==> flow/design.v <==
module n_delay #(
    parameter  int unsigned Latency    = 1,
    parameter  int unsigned Width      = 8,
    localparam int unsigned LatencyMin = Latency == 0 ? 1 : Latency
) (
    input  logic                        clk_i,
    input  logic                        en_i,
    input  logic                        rst_ni,
    input  logic [           Width-1:0] data_i,
    output logic [           Width-1:0] data_o,
    output logic [LatencyMin*Width-1:0] buffer_o
);
  logic [(Latency+1)-1:0][Width-1:0] buffer_temp;
  assign buffer_temp[0] = data_i;
  assign data_o = buffer_temp[(Latency+1)-1];
  for (genvar n = 0; n < Latency; n++) begin : gen_buffer
    always_ff @(posedge clk_i)
      if (!rst_ni) buffer_temp[n+1] <= '0;
      else if (en_i) buffer_temp[n+1] <= buffer_temp[n];
  end
  if (Latency == 0) assign buffer_o = data_i;
  else if (Latency == 1) assign buffer_o = buffer_temp[0];
  else assign buffer_o = buffer_temp[Latency-1:0];
endmodule
(* use_dsp = "yes" *)
module integer_multiplier #(
    parameter  int unsigned WidthX  = 4,
    parameter  int unsigned WidthK  = 8,
    parameter  int unsigned Latency = 1,
    localparam int unsigned WidthY  = WidthX + WidthK
) (
    input  logic                     clk_i,
    input  logic                     rst_ni,
    input  logic                     en_i,
    input  logic signed [WidthX-1:0] x_i,
    input  logic signed [WidthK-1:0] k_i,
    output logic signed [WidthY-1:0] y_o
);
  logic signed [WidthY-1:0] temp_mul;
  always_ff @(posedge clk_i)
    if (!rst_ni) temp_mul <= '0;
    else if (en_i) temp_mul <= $signed(x_i) * $signed(k_i);
  n_delay #(
      .Latency(Latency - 1),
      .Width  (WidthY)
  ) i_mac_delay (
      .clk_i   (clk_i),
      .en_i    (en_i),
      .rst_ni  (rst_ni),
      .data_i  (temp_mul),
      .data_o  (y_o),
      .buffer_o()
  );
endmodule
(* use_dsp = "yes" *)
module minifloat_multiplier #(
    parameter  int unsigned ExpWidthX   = 4,
    parameter  int unsigned ExpWidthK   = 4,
    parameter  int unsigned ManWidthX   = 3,
    parameter  int unsigned ManWidthK   = 3,
    parameter  int unsigned Latency     = 1,
    localparam int unsigned WidthX      = 1 + ExpWidthX + ManWidthX,
    localparam int unsigned WidthK      = 1 + ExpWidthK + ManWidthK,
    localparam int unsigned ManWidthMax = ((ManWidthX > ManWidthK) ? ManWidthX : ManWidthK),
    localparam int unsigned ExpWidthMax = ((ExpWidthX > ExpWidthK) ? ExpWidthX : ExpWidthK),
    localparam int unsigned WidthY      = 2 * (ManWidthMax + (2 ** ExpWidthMax))
) (
    input  logic                     clk_i,
    input  logic                     rst_ni,
    input  logic                     en_i,
    input  logic        [WidthX-1:0] x_i,
    input  logic        [WidthK-1:0] k_i,
    output logic signed [WidthY-1:0] y_o
);
  logic sign_x, sign_k;
  logic [ExpWidthX-1:0] exp_x;
  logic [ExpWidthK-1:0] exp_k;
  logic [ManWidthX-1:0] man_x;
  logic [ManWidthK-1:0] man_k;
  logic norm_x, norm_k;
  logic [(ManWidthX+1)-1:0] ext_man_x;   
  logic [(ManWidthK+1)-1:0] ext_man_k;   
  logic signed [(ManWidthX-1)+2:0] signed_man_x;   
  logic signed [(ManWidthK-1)+2:0] signed_man_k;   
  logic signed [WidthY-1:0] fixed_product;
  always_comb begin
    {sign_x, exp_x, man_x} = x_i;
    {sign_k, exp_k, man_k} = k_i;
    {norm_x, norm_k} = {|exp_x, |exp_k};
    ext_man_x = {norm_x, man_x};   
    ext_man_k = {norm_k, man_k};   
    signed_man_x = sign_x ? -ext_man_x : ext_man_x;   
    signed_man_k = sign_k ? -ext_man_k : ext_man_k;   
    fixed_product = ($signed(signed_man_x) * $signed(signed_man_k)) <<
        ($unsigned({1'b0, exp_x} + {1'b0, exp_k}) - $unsigned(norm_x) - $unsigned(norm_k));
  end
  logic signed [WidthY-1:0] temp_mul;
  always_ff @(posedge clk_i) begin
    if (!rst_ni) temp_mul <= '0;
    else if (en_i) temp_mul <= fixed_product;
  end
  n_delay #(
      .Latency(Latency - 1),
      .Width  (WidthY)
  ) i_mac_delay (
      .clk_i   (clk_i),
      .en_i    (en_i),
      .rst_ni  (rst_ni),
      .data_i  (temp_mul),
      .data_o  (y_o),
      .buffer_o()
  );
endmodule
module acc #(
    parameter int unsigned WidthX  = 4,
    parameter int unsigned WidthY  = 16,
    parameter int unsigned Latency = 1
) (
    input  logic                     clk_i,
    input  logic                     rst_ni,
    input  logic                     en_i,
    input  logic                     x_valid_i,
    input  logic                     first_i,
    input  logic signed [WidthX-1:0] x_i,
    output logic signed [WidthY-1:0] y_o
);
  logic signed [WidthY-1:0] temp_acc;
  always_ff @(posedge clk_i)
    if (!rst_ni) temp_acc <= '0;
    else if (en_i && x_valid_i) begin
      temp_acc <= WidthY'($signed(x_i)) + $signed(first_i ? WidthY'(0) : temp_acc);
    end
  n_delay #(
      .Latency(Latency - 1),
      .Width  (WidthY)
  ) i_mac_delay (
      .clk_i   (clk_i),
      .en_i    (en_i),
      .rst_ni  (rst_ni),
      .data_i  (temp_acc),
      .data_o  (y_o),
      .buffer_o()
  );
endmodule
module tri_buffer #(
    parameter int unsigned Width = 8,
    parameter int unsigned Size  = 4
) (
    input  logic                       clk_i,
    input  logic                       rst_ni,
    input  logic                       en_i,
    input  logic [Size-1:0][Width-1:0] x_i,
    output logic [Size-1:0][Width-1:0] y_o
);
  logic signed [Size-1:0][Size-1:0][Width-1:0] buffer;  
  assign buffer[0] = x_i;   
  for (genvar row = 1; row < Size; row++) begin : gen_row   
    for (genvar col = row; col < Size; col++) begin : gen_col   
      always_ff @(posedge clk_i)
        if (!rst_ni) buffer[row][col] <= 0;
        else if (en_i) buffer[row][col] <= buffer[row-1][col];
    end
  end
  for (genvar col = 0; col < Size; col++) begin : gen_output   
    assign y_o[col] = buffer[col][col];   
  end
endmodule
module axis_sa #(
    parameter int unsigned LatencyMul = 1,
    parameter int unsigned LatencyAcc = 1,
    parameter int unsigned Rows = 4,
    parameter int unsigned Cols = 8,
    parameter int unsigned WidthY = 16,   
    parameter int unsigned MacType = 0,   
    parameter int unsigned WidthX = 4,
    parameter int unsigned WidthK = 8,
    parameter int unsigned ExpWidthX = 4,
    parameter int unsigned ExpWidthK = 4,
    parameter int unsigned ManWidthX = 3,
    parameter int unsigned ManWidthK = 3,
    parameter int unsigned WidthM = WidthX + WidthK,   
    localparam int unsigned FpWidthX = 1 + ExpWidthX + ManWidthX,
    localparam int unsigned FpWidthK = 1 + ExpWidthK + ManWidthK,
    localparam int unsigned ManWidthMax = ((ManWidthX > ManWidthK) ? ManWidthX : ManWidthK),
    localparam int unsigned ExpWidthMax = ((ExpWidthX > ExpWidthK) ? ExpWidthX : ExpWidthK),
    localparam int unsigned FpWidthM = 2 * (ManWidthMax + (2 ** ExpWidthMax)),
    localparam int unsigned DiagLen = (Rows + Cols) - 1,
    localparam int unsigned ActualWidthX = (MacType == 0) ? WidthX : FpWidthX,
    localparam int unsigned ActualWidthK = (MacType == 0) ? WidthK : FpWidthK,
    localparam int unsigned ActualWidthM = (MacType == 0) ? WidthY : FpWidthM
) (
    input  logic                              clk_i,
    input  logic                              rst_ni,
    input  logic                              s_valid_i,
    input  logic                              s_last_i,
    input  logic                              m_ready_i,
    output logic                              s_ready_o,
    output logic                              m_valid_o,
    output logic                              m_last_o,
    input  logic [Rows-1:0][ActualWidthX-1:0] sx_data_i,
    input  logic [Cols-1:0][ActualWidthK-1:0] sk_data_i,
    output logic [Rows-1:0][      WidthY-1:0] m_data_o
);
  logic en_mac, en_shift;
  logic [Rows-1:0][ActualWidthX-1:0] xi_delayed;
  logic [Cols-1:0][ActualWidthK-1:0] ki_delayed, sk_reversed;
  logic [Rows-1:0][Cols-1:0][ActualWidthX-1:0] xi;
  logic [Rows-1:0][Cols-1:0][ActualWidthK-1:0] ki;
  logic [Rows-1:0][Cols-1:0][ActualWidthM-1:0] mo;
  logic [Rows-1:0][Cols-1:0][WidthY-1:0] ao, ro;
  logic [DiagLen-1:0] r_valid, r_last, r_copy, r_clear, conflict, a_valid, m_first;
  logic [LatencyMul+LatencyAcc+DiagLen-1:0] valid, vlast;
  assign en_mac   = !(|conflict);  
  assign en_shift = r_valid[DiagLen-1] && m_ready_i;   
  logic busy, s_fire;
  assign s_ready_o = en_mac && !busy;
  assign s_fire = s_valid_i && s_ready_o;
  always_ff @(posedge clk_i)
    if (!rst_ni) busy <= 1'b0;
    else if (s_fire && s_last_i) busy <= 1'b1;
    else if (m_valid_o && m_ready_i && m_last_o) busy <= 1'b0;
  for (genvar c = 0; c < Cols; c++) assign sk_reversed[c] = sk_data_i[Cols-1-c];
  tri_buffer #(
      .Width(ActualWidthX),
      .Size (Rows)
  ) i_tri_x (
      .clk_i (clk_i),
      .rst_ni(rst_ni),
      .en_i  (en_mac),
      .x_i   (sx_data_i),
      .y_o   (xi_delayed)
  );
  tri_buffer #(
      .Width(ActualWidthK),
      .Size (Cols)
  ) i_tri_k (
      .clk_i (clk_i),
      .rst_ni(rst_ni),
      .en_i  (en_mac),
      .x_i   (sk_reversed),
      .y_o   (ki_delayed)
  );
  n_delay #(
      .Latency(LatencyMul + LatencyAcc + DiagLen),
      .Width  (1)
  ) i_valid (
      .clk_i   (clk_i),
      .en_i    (en_mac),
      .rst_ni  (rst_ni),
      .data_i  (s_valid_i && !busy),
      .data_o  (),
      .buffer_o(valid)
  );
  n_delay #(
      .Latency(LatencyMul + LatencyAcc + DiagLen),
      .Width  (1)
  ) i_vlast (
      .clk_i   (clk_i),
      .en_i    (en_mac),
      .rst_ni  (rst_ni),
      .data_i  (s_valid_i && !busy && s_last_i),
      .data_o  (),
      .buffer_o(vlast)
  );
  for (genvar r = 0; r < Rows; r++) begin
    for (genvar c = 0; c < Cols; c++) begin
      if (c == 0) assign xi[r][c] = xi_delayed[r];
      else   
        always_ff @(posedge clk_i)
          if (!rst_ni) xi[r][c] <= '0;
          else if (en_mac) xi[r][c] <= xi[r][c-1];
      if (r == 0) assign ki[r][c] = ki_delayed[c];
      else   
        always_ff @(posedge clk_i)
          if (!rst_ni) ki[r][c] <= '0;
          else if (en_mac) ki[r][c] <= ki[r-1][c];
    end
  end
  for (genvar r = 0; r < Rows; r++) begin : MR
    for (genvar c = 0; c < Cols; c++) begin : MC
      if (MacType == 0) begin
        logic signed [WidthM-1:0] mul_y;
        assign mo[r][c] = ActualWidthM'(mul_y);
        integer_multiplier #(
            .WidthX (WidthX),
            .WidthK (WidthK),
            .Latency(LatencyMul)
        ) MUL (
            .clk_i (clk_i),
            .rst_ni(rst_ni),
            .en_i  (en_mac),
            .x_i   (xi[r][c]),
            .k_i   (ki[r][c]),
            .y_o   (mul_y)
        );
      end else begin
        minifloat_multiplier #(
            .ExpWidthX(ExpWidthX),
            .ExpWidthK(ExpWidthK),
            .ManWidthX(ManWidthX),
            .ManWidthK(ManWidthK),
            .Latency  (LatencyMul)
        ) MUL (
            .clk_i (clk_i),
            .rst_ni(rst_ni),
            .en_i  (en_mac),
            .x_i   (xi[r][c]),
            .k_i   (ki[r][c]),
            .y_o   (mo[r][c])
        );
      end
    end
  end
  for (genvar d = 0; d < DiagLen; d++) begin
    always_ff @(posedge clk_i)
      if (!rst_ni) m_first[d] <= 1'b1;
      else if (valid[LatencyMul+d]) m_first[d] <= vlast[LatencyMul+d];
  end
  for (genvar r = 0; r < Rows; r++) begin : AR
    for (genvar c = 0; c < Cols; c++) begin : AC
      localparam d = (r + c);
      acc #(
          .WidthX (ActualWidthM),
          .WidthY (WidthY),
          .Latency(LatencyAcc)
      ) ACC (
          .clk_i    (clk_i),
          .rst_ni   (rst_ni),
          .en_i     (en_mac),
          .x_valid_i(valid[LatencyMul+d]),
          .first_i  (m_first[d]),
          .x_i      (mo[r][c]),
          .y_o      (ao[r][c])
      );
    end
  end
  for (genvar d = 0; d < DiagLen; d++) begin
    if (d == 0) assign r_last[0] = r_valid[0];
    else
      always_ff @(posedge clk_i)
        if (!rst_ni) r_last[d] <= 0;
        else if (en_shift)
          if ((d >= (Cols - 1)) && m_last_o)
            r_last[d] <= 0;   
          else r_last[d] <= r_last[d-1];   
    always_ff @(posedge clk_i)
      if (!rst_ni) a_valid[d] <= 0;
      else if (en_mac) a_valid[d] <= vlast[LatencyMul+LatencyAcc+d-1];
    assign conflict [d] = a_valid[d]  &&  r_valid[d];  
    assign r_copy   [d] = a_valid[d]  && !r_valid[d];  
    assign r_clear[d] = en_shift && r_last[d];   
    always_ff @(posedge clk_i)
      if (!rst_ni) r_valid[d] <= 0;
      else if ((d >= (Cols - 1)) && en_shift && m_last_o)
        r_valid[d] <= 0;   
      else if (r_copy[d]) r_valid[d] <= 1;
      else if (r_clear[d]) r_valid[d] <= 0;
  end
  for (genvar r = 0; r < Rows; r++) begin
    for (genvar c = 0; c < Cols; c++) begin
      if (c == 0) begin
        always_ff @(posedge clk_i)
          if (!rst_ni) ro[r][0] <= '0;
          else if (r_copy[(r + 0)]) ro[r][0] <= ao[r][0];
      end else begin
        always_ff @(posedge clk_i)
          if (!rst_ni) ro[r][c] <= '0;
          else if (r_copy[(r + c)]) ro[r][c] <= ao[r][c];
          else if (en_shift) ro[r][c] <= ro[r][c-1];
      end
    end
  end
  assign m_valid_o = r_valid[DiagLen-1];
  assign m_last_o  = r_last[Cols-1];
  for (genvar r = 0; r < Rows; r++) assign m_data_o[r] = ro[r][Cols-1];
endmodule
module sa_top (
    input  logic          clk_i,
    input  logic          rst_ni,
    input  logic          s_valid_i,
    input  logic          s_last_i,
    input  logic          m_ready_i,
    output logic          s_ready_o,
    output logic          m_valid_o,
    output logic          m_last_o,
    input  logic [ 15:0]  sx_data_i,
    input  logic [ 63:0]  sk_data_i,
    output logic [ 63:0]  m_data_o
);
  axis_sa #(
      .LatencyMul(1),
      .LatencyAcc(1),
      .Rows      (4),
      .Cols      (8),
      .WidthY    (16),
      .MacType   (0),
      .WidthX    (4),
      .WidthK    (8)
  ) i_sa (
      .clk_i    (clk_i),
      .rst_ni   (rst_ni),
      .s_valid_i(s_valid_i),
      .s_last_i (s_last_i),
      .m_ready_i(m_ready_i),
      .s_ready_o(s_ready_o),
      .m_valid_o(m_valid_o),
      .m_last_o (m_last_o),
      .sx_data_i(sx_data_i),
      .sk_data_i(sk_data_i),
      .m_data_o (m_data_o)
  );
endmodule
* Reports on sa_top
What the tools print for sa_top, step after step. Line numbers count from 1 in the design file above. Operators: Yosys type, input widths -> output width; for muxes data width and select width s. Cell names lack the library's common part. A cell with n/a has no value.
Set-up: top sa_top, clock input clk_i, cell library sky130hd, library corner tt_025C_1v80

* After elaboration
Source: Yosys, flattened and elaborated, memories not mapped. Widths are those after wreduce. Registers that Yosys merges into a memory's read port (data or address) are not register bits. Print and check cells do not count. Equal cells are merged and count once.
Cells by class: mux-type cells 109, add/sub/neg operators 32, divide/modulo/power cells 0, equality and inequality tests 0, multipliers 32, reductions and logical operators 80, bitwise operators 1, order comparisons 0, shift-type cells 0
Operators by type and width (count):
- $mul 4x8->12 | 32
- $mux 16 | 88
- $add 12x16->16 | 32
- $logic_and 1x1->1 | 47
- $reduce_bool 2->1 | 18
- $mux 1 | 21
- $logic_not 1->1 | 13
- $reduce_or 11->1 | 1
- $reduce_or 2->1 | 1
- $not 1->1 | 1
Bit counts: memories kept 0, input port bits 85, register bits after elaboration 2013, cells after elaboration 489, latch bits 0, word width x clocked read ports 0, bits in writable memories 0, memory bits (read-only) 0

* Logic depth
Longest topological path by Yosys (ltp), each cell counted once; first at word level (registers and memories cut), then after technology mapping (sequential cells cut; the memories' decode and read muxes count).
Logic depth: word-level depth 7, ABC_AREA 0, mapped depth 18, depth with buffers taken out 17

* Netlist
Yosys stat after the flow's synthesis: flattened, memories mapped to cells. It holds for the ABC_AREA given above (unset counts as 0); a run with the other value may have another netlist.
Synthesis totals: flip-flop cells 2013, standard cells after synthesis 16260, synthesis area 131088.2 um^2
Cell types:
- dfxtp_1 | count 2013, area in all 4.03E+04 um^2
- ha_1 | count 1120, area in all 1.4E+04 um^2
- nand2_1 | count 3719, area in all 1.4E+04 um^2
- fa_1 | count 576, area in all 1.15E+04 um^2
- a21oi_1 | count 1690, area in all 8.46E+03 um^2
- xnor2_1 | count 515, area in all 4.51E+03 um^2
- nor2b_1 | count 687, area in all 4.3E+03 um^2
- a311oi_1 | count 459, area in all 4.02E+03 um^2
- and2_1 | count 623, area in all 3.9E+03 um^2
- nor2_1 | count 817, area in all 3.07E+03 um^2
- inv_1 | count 781, area in all 2.93E+03 um^2
- clkbuf_1 | count 652, area in all 2.45E+03 um^2
- buf_2 | count 232, area in all 1.16E+03 um^2
- nand3_1 | count 209, area in all 1.05E+03 um^2
- a211oi_1 | count 136, area in all 1.02E+03 um^2
- o21ai_0 | count 204, area in all 1.02E+03 um^2
- o21bai_1 | count 129, area in all 968.429 um^2
- xor2_1 | count 110, area in all 963.424 um^2
Not listed: further types 66, cells in them 1588. The figures by module come from a second, unflattened synthesis with its own total; it is not the netlist above.
Unflattened totals: cells (unflattened synthesis) 17390, area total of the unflattened synthesis 154244.2 um^2
Each row is one instance without its submodules.
Modules:
- integer_multiplier | sequential area 240.2 um^2, area 1566.5 um^2, cells 158, times used 32
- acc | sequential area 320.3 um^2, area 1381.3 um^2, cells 172, times used 32
- axis_sa | sequential area 17156.5 um^2, area 35399.0 um^2, cells 4073, times used 1
- tri_buffer | sequential area 4484.3 um^2, area 8983.6 um^2, cells 786, times used 1
- n_delay | sequential area 0.0 um^2, area 240.2 um^2, cells 32, times used 32
- n_delay | sequential area 0.0 um^2, area 180.2 um^2, cells 24, times used 32
- tri_buffer | sequential area 480.5 um^2, area 1049.8 um^2, cells 93, times used 1
- n_delay | sequential area 260.2 um^2, area 514.2 um^2, cells 43, times used 2
- sa_top | sequential area 0.0 um^2, area 0.0 um^2, cells 0, times used 1

* Path before layout
Path of least setup slack by OpenSTA after synthesis, without wires, with an ideal clock, recovery checks aside; 20% of the period is set as input and as output delay. Where synthesis merged equal registers, the netlist keeps one of their names.
Timing post-synthesis: path type input to register, from input port sk_data_i[56], to register i_sa.MR[0].MC[0].genblk1.MUL.temp_mul[11], driving pins on the path 15, library setup time 0.086 ns, data required time 4.114 ns, clock period 4.2 ns, time at the first pin 0.840 ns, path delay 3.452 ns, path slack -0.091 ns, arrival 4.206 ns, synthesis period reached 4.291 ns
"path delay" is the arrival time less input delay plus setup time. "driving pins on the path" counts driving pins, that of a launching flip-flop among them; a cell with two outputs on the path counts twice. "synthesis period reached" = period - worst setup slack (recovery checks aside). The figure is calculated, with input and output delays left at 20% of the set period. Between the ends stands the longest chain of elaborated cells between them, by number of cells; it is not shown to be the way that was timed. Of several equally long chains one is given. A line is the first line of the expression or statement that the cell stems from. Yosys adds cells for indexed reads and writes and turns some case tables into memories.
On the way, post-synthesis: path through nand2b_1 > fa_1 > fa_1 > inv_1 > fa_1 > ha_1 > fa_1 > a21o_1 > a21oi_1 > o21bai_1 > a21oi_1 > o21bai_1 > a21oi_1 > xnor2_1 > a211oi_1, cells in the longest elaborated chain 1
RTL lines, path post-synthesis:
- start: declaration | line 387 | input  logic [ 63:0]  sk_data_i,
- $mul 4x8->12 | line 42 | else if (en_i) temp_mul <= $signed(x_i) * $signed(k_i);
- end: assignment | line 41 | if (!rst_ni) temp_mul <= '0;
- end: assignment | line 42
- end: declaration | line 39 | logic signed [WidthY-1:0] temp_mul;

* Worst path after layout
From the final timing report of run A: the path of least setup slack in the routed layout; clock arrival at registers is part of the times.
Timing post-layout: path type register to register, from register i_sa.xi, to register i_sa.MR[2].MC[5].genblk1.MUL.temp_mul[11], driving pins on the path 17, time at the first pin 0.89 ns, data required time 4.84 ns, path slack 0.19 ns, library setup time 0.09 ns, arrival 4.66 ns, clock period 4.06 ns
An end named without its bit number is one bit of that signal or, where synthesis recoded a state register, one of its new flip-flops. Between the ends stands the longest chain of elaborated cells between them, by number of cells; it is not shown to be the way that was timed. Of several equally long chains one is given.
On the way, post-layout: path through dfxtp_4 > nand2b_4 > fa_1 > fa_1 > fa_1 > inv_1 > ha_2 > inv_2 > fa_2 > nor2b_1 > o21ai_1 > a21boi_1 > o21ai_1 > a21boi_2 > o21a_1 > or3_1 > a311oi_2, cells in the longest elaborated chain 1
RTL lines, path post-layout:
- start: declaration | line 207 | logic [Rows-1:0][Cols-1:0][ActualWidthX-1:0] xi;
- start: assignment | line 270 | if (!rst_ni) xi[r][c] <= '0;
- start: assignment | line 271 | else if (en_mac) xi[r][c] <= xi[r][c-1];
- $mul 4x8->12 | line 42 | else if (en_i) temp_mul <= $signed(x_i) * $signed(k_i);
- end: assignment | line 41 | if (!rst_ni) temp_mul <= '0;
- end: assignment | line 42
- end: declaration | line 39 | logic signed [WidthY-1:0] temp_mul;

Memo
Re: implementation data of sa_top

Below are 4 stored runs of the flow (Yosys, OpenROAD; platform sky130hd) on sa_top, each with its settings and what was measured, unordered. Constraints: input delay and output delay 20% of the set period each, output load 0.01 pF.
"clock period achieved" is the run's clock period less its worst setup slack. It is reckoned from that one timing run; input and output delays stay at 20% of the period that was set.
"total power of the final layout" is the tool's figure for a default switching activity; nothing was simulated.

* Run A | settings: CORE_UTILIZATION 49; PLACE_DENSITY 0.6; period_ns 4.06; CAP_MARGIN 20; CORE_MARGIN 2; SLEW_MARGIN 20 | results: standard-cell area after routing 146009.0 um^2; smallest setup slack 0.187 ns; area of the die 271681.0 um^2; total power of the final layout 44792 µW; final setup TNS 0.000 ns; chip area in the Yosys report 131088.2 um^2; lowest hold slack 0.319 ns; clock period achieved 3.873 ns
* Run B | settings: CELL_PAD_IN_SITES_DETAIL_PLACEMENT 2; CELL_PAD_IN_SITES_GLOBAL_PLACEMENT 2; CORE_ASPECT_RATIO 1.14; CORE_UTILIZATION 34; CTS_CLUSTER_SIZE 42; MAX_ROUTING_LAYER met4; PLACE_DENSITY 0.56; SLEW_MARGIN 0; period_ns 6.91; CAP_MARGIN 20; CORE_MARGIN 2 | results: standard-cell area after routing 145048.0 um^2; smallest setup slack 1.839 ns; area of the die 390548.0 um^2; total power of the final layout 27755 µW; final setup TNS 0.000 ns; chip area in the Yosys report 131088.2 um^2; lowest hold slack 0.451 ns; clock period achieved 5.071 ns
* Run C | settings: CORE_UTILIZATION 40; PLACE_DENSITY 0.6; period_ns 4.62; CAP_MARGIN 20; CORE_MARGIN 2; SLEW_MARGIN 20 | results: standard-cell area after routing 145012.0 um^2; smallest setup slack 0.345 ns; area of the die 332318.0 um^2; total power of the final layout 40138 µW; final setup TNS 0.000 ns; chip area in the Yosys report 131088.2 um^2; lowest hold slack 0.442 ns; clock period achieved 4.275 ns
* Run D | settings: CELL_PAD_IN_SITES_DETAIL_PLACEMENT 2; CELL_PAD_IN_SITES_GLOBAL_PLACEMENT 2; CORE_ASPECT_RATIO 1.14; CORE_MARGIN 8; CORE_UTILIZATION 23; CTS_CLUSTER_DIAMETER 319; CTS_CLUSTER_SIZE 42; GPL_TIMING_DRIVEN 0; HOLD_SLACK_MARGIN -0.01; MAX_ROUTING_LAYER met4; PLACE_DENSITY 0.56; SETUP_SLACK_MARGIN -0.22; SLEW_MARGIN 0; period_ns 2.4; CAP_MARGIN 20 | results: standard-cell area after routing 160587.0 um^2; smallest setup slack -1.779 ns; area of the die 594415.0 um^2; total power of the final layout 57241 µW; final setup TNS -956.481 ns; chip area in the Yosys report 131088.2 um^2; lowest hold slack 0.109 ns; clock period achieved 4.179 ns
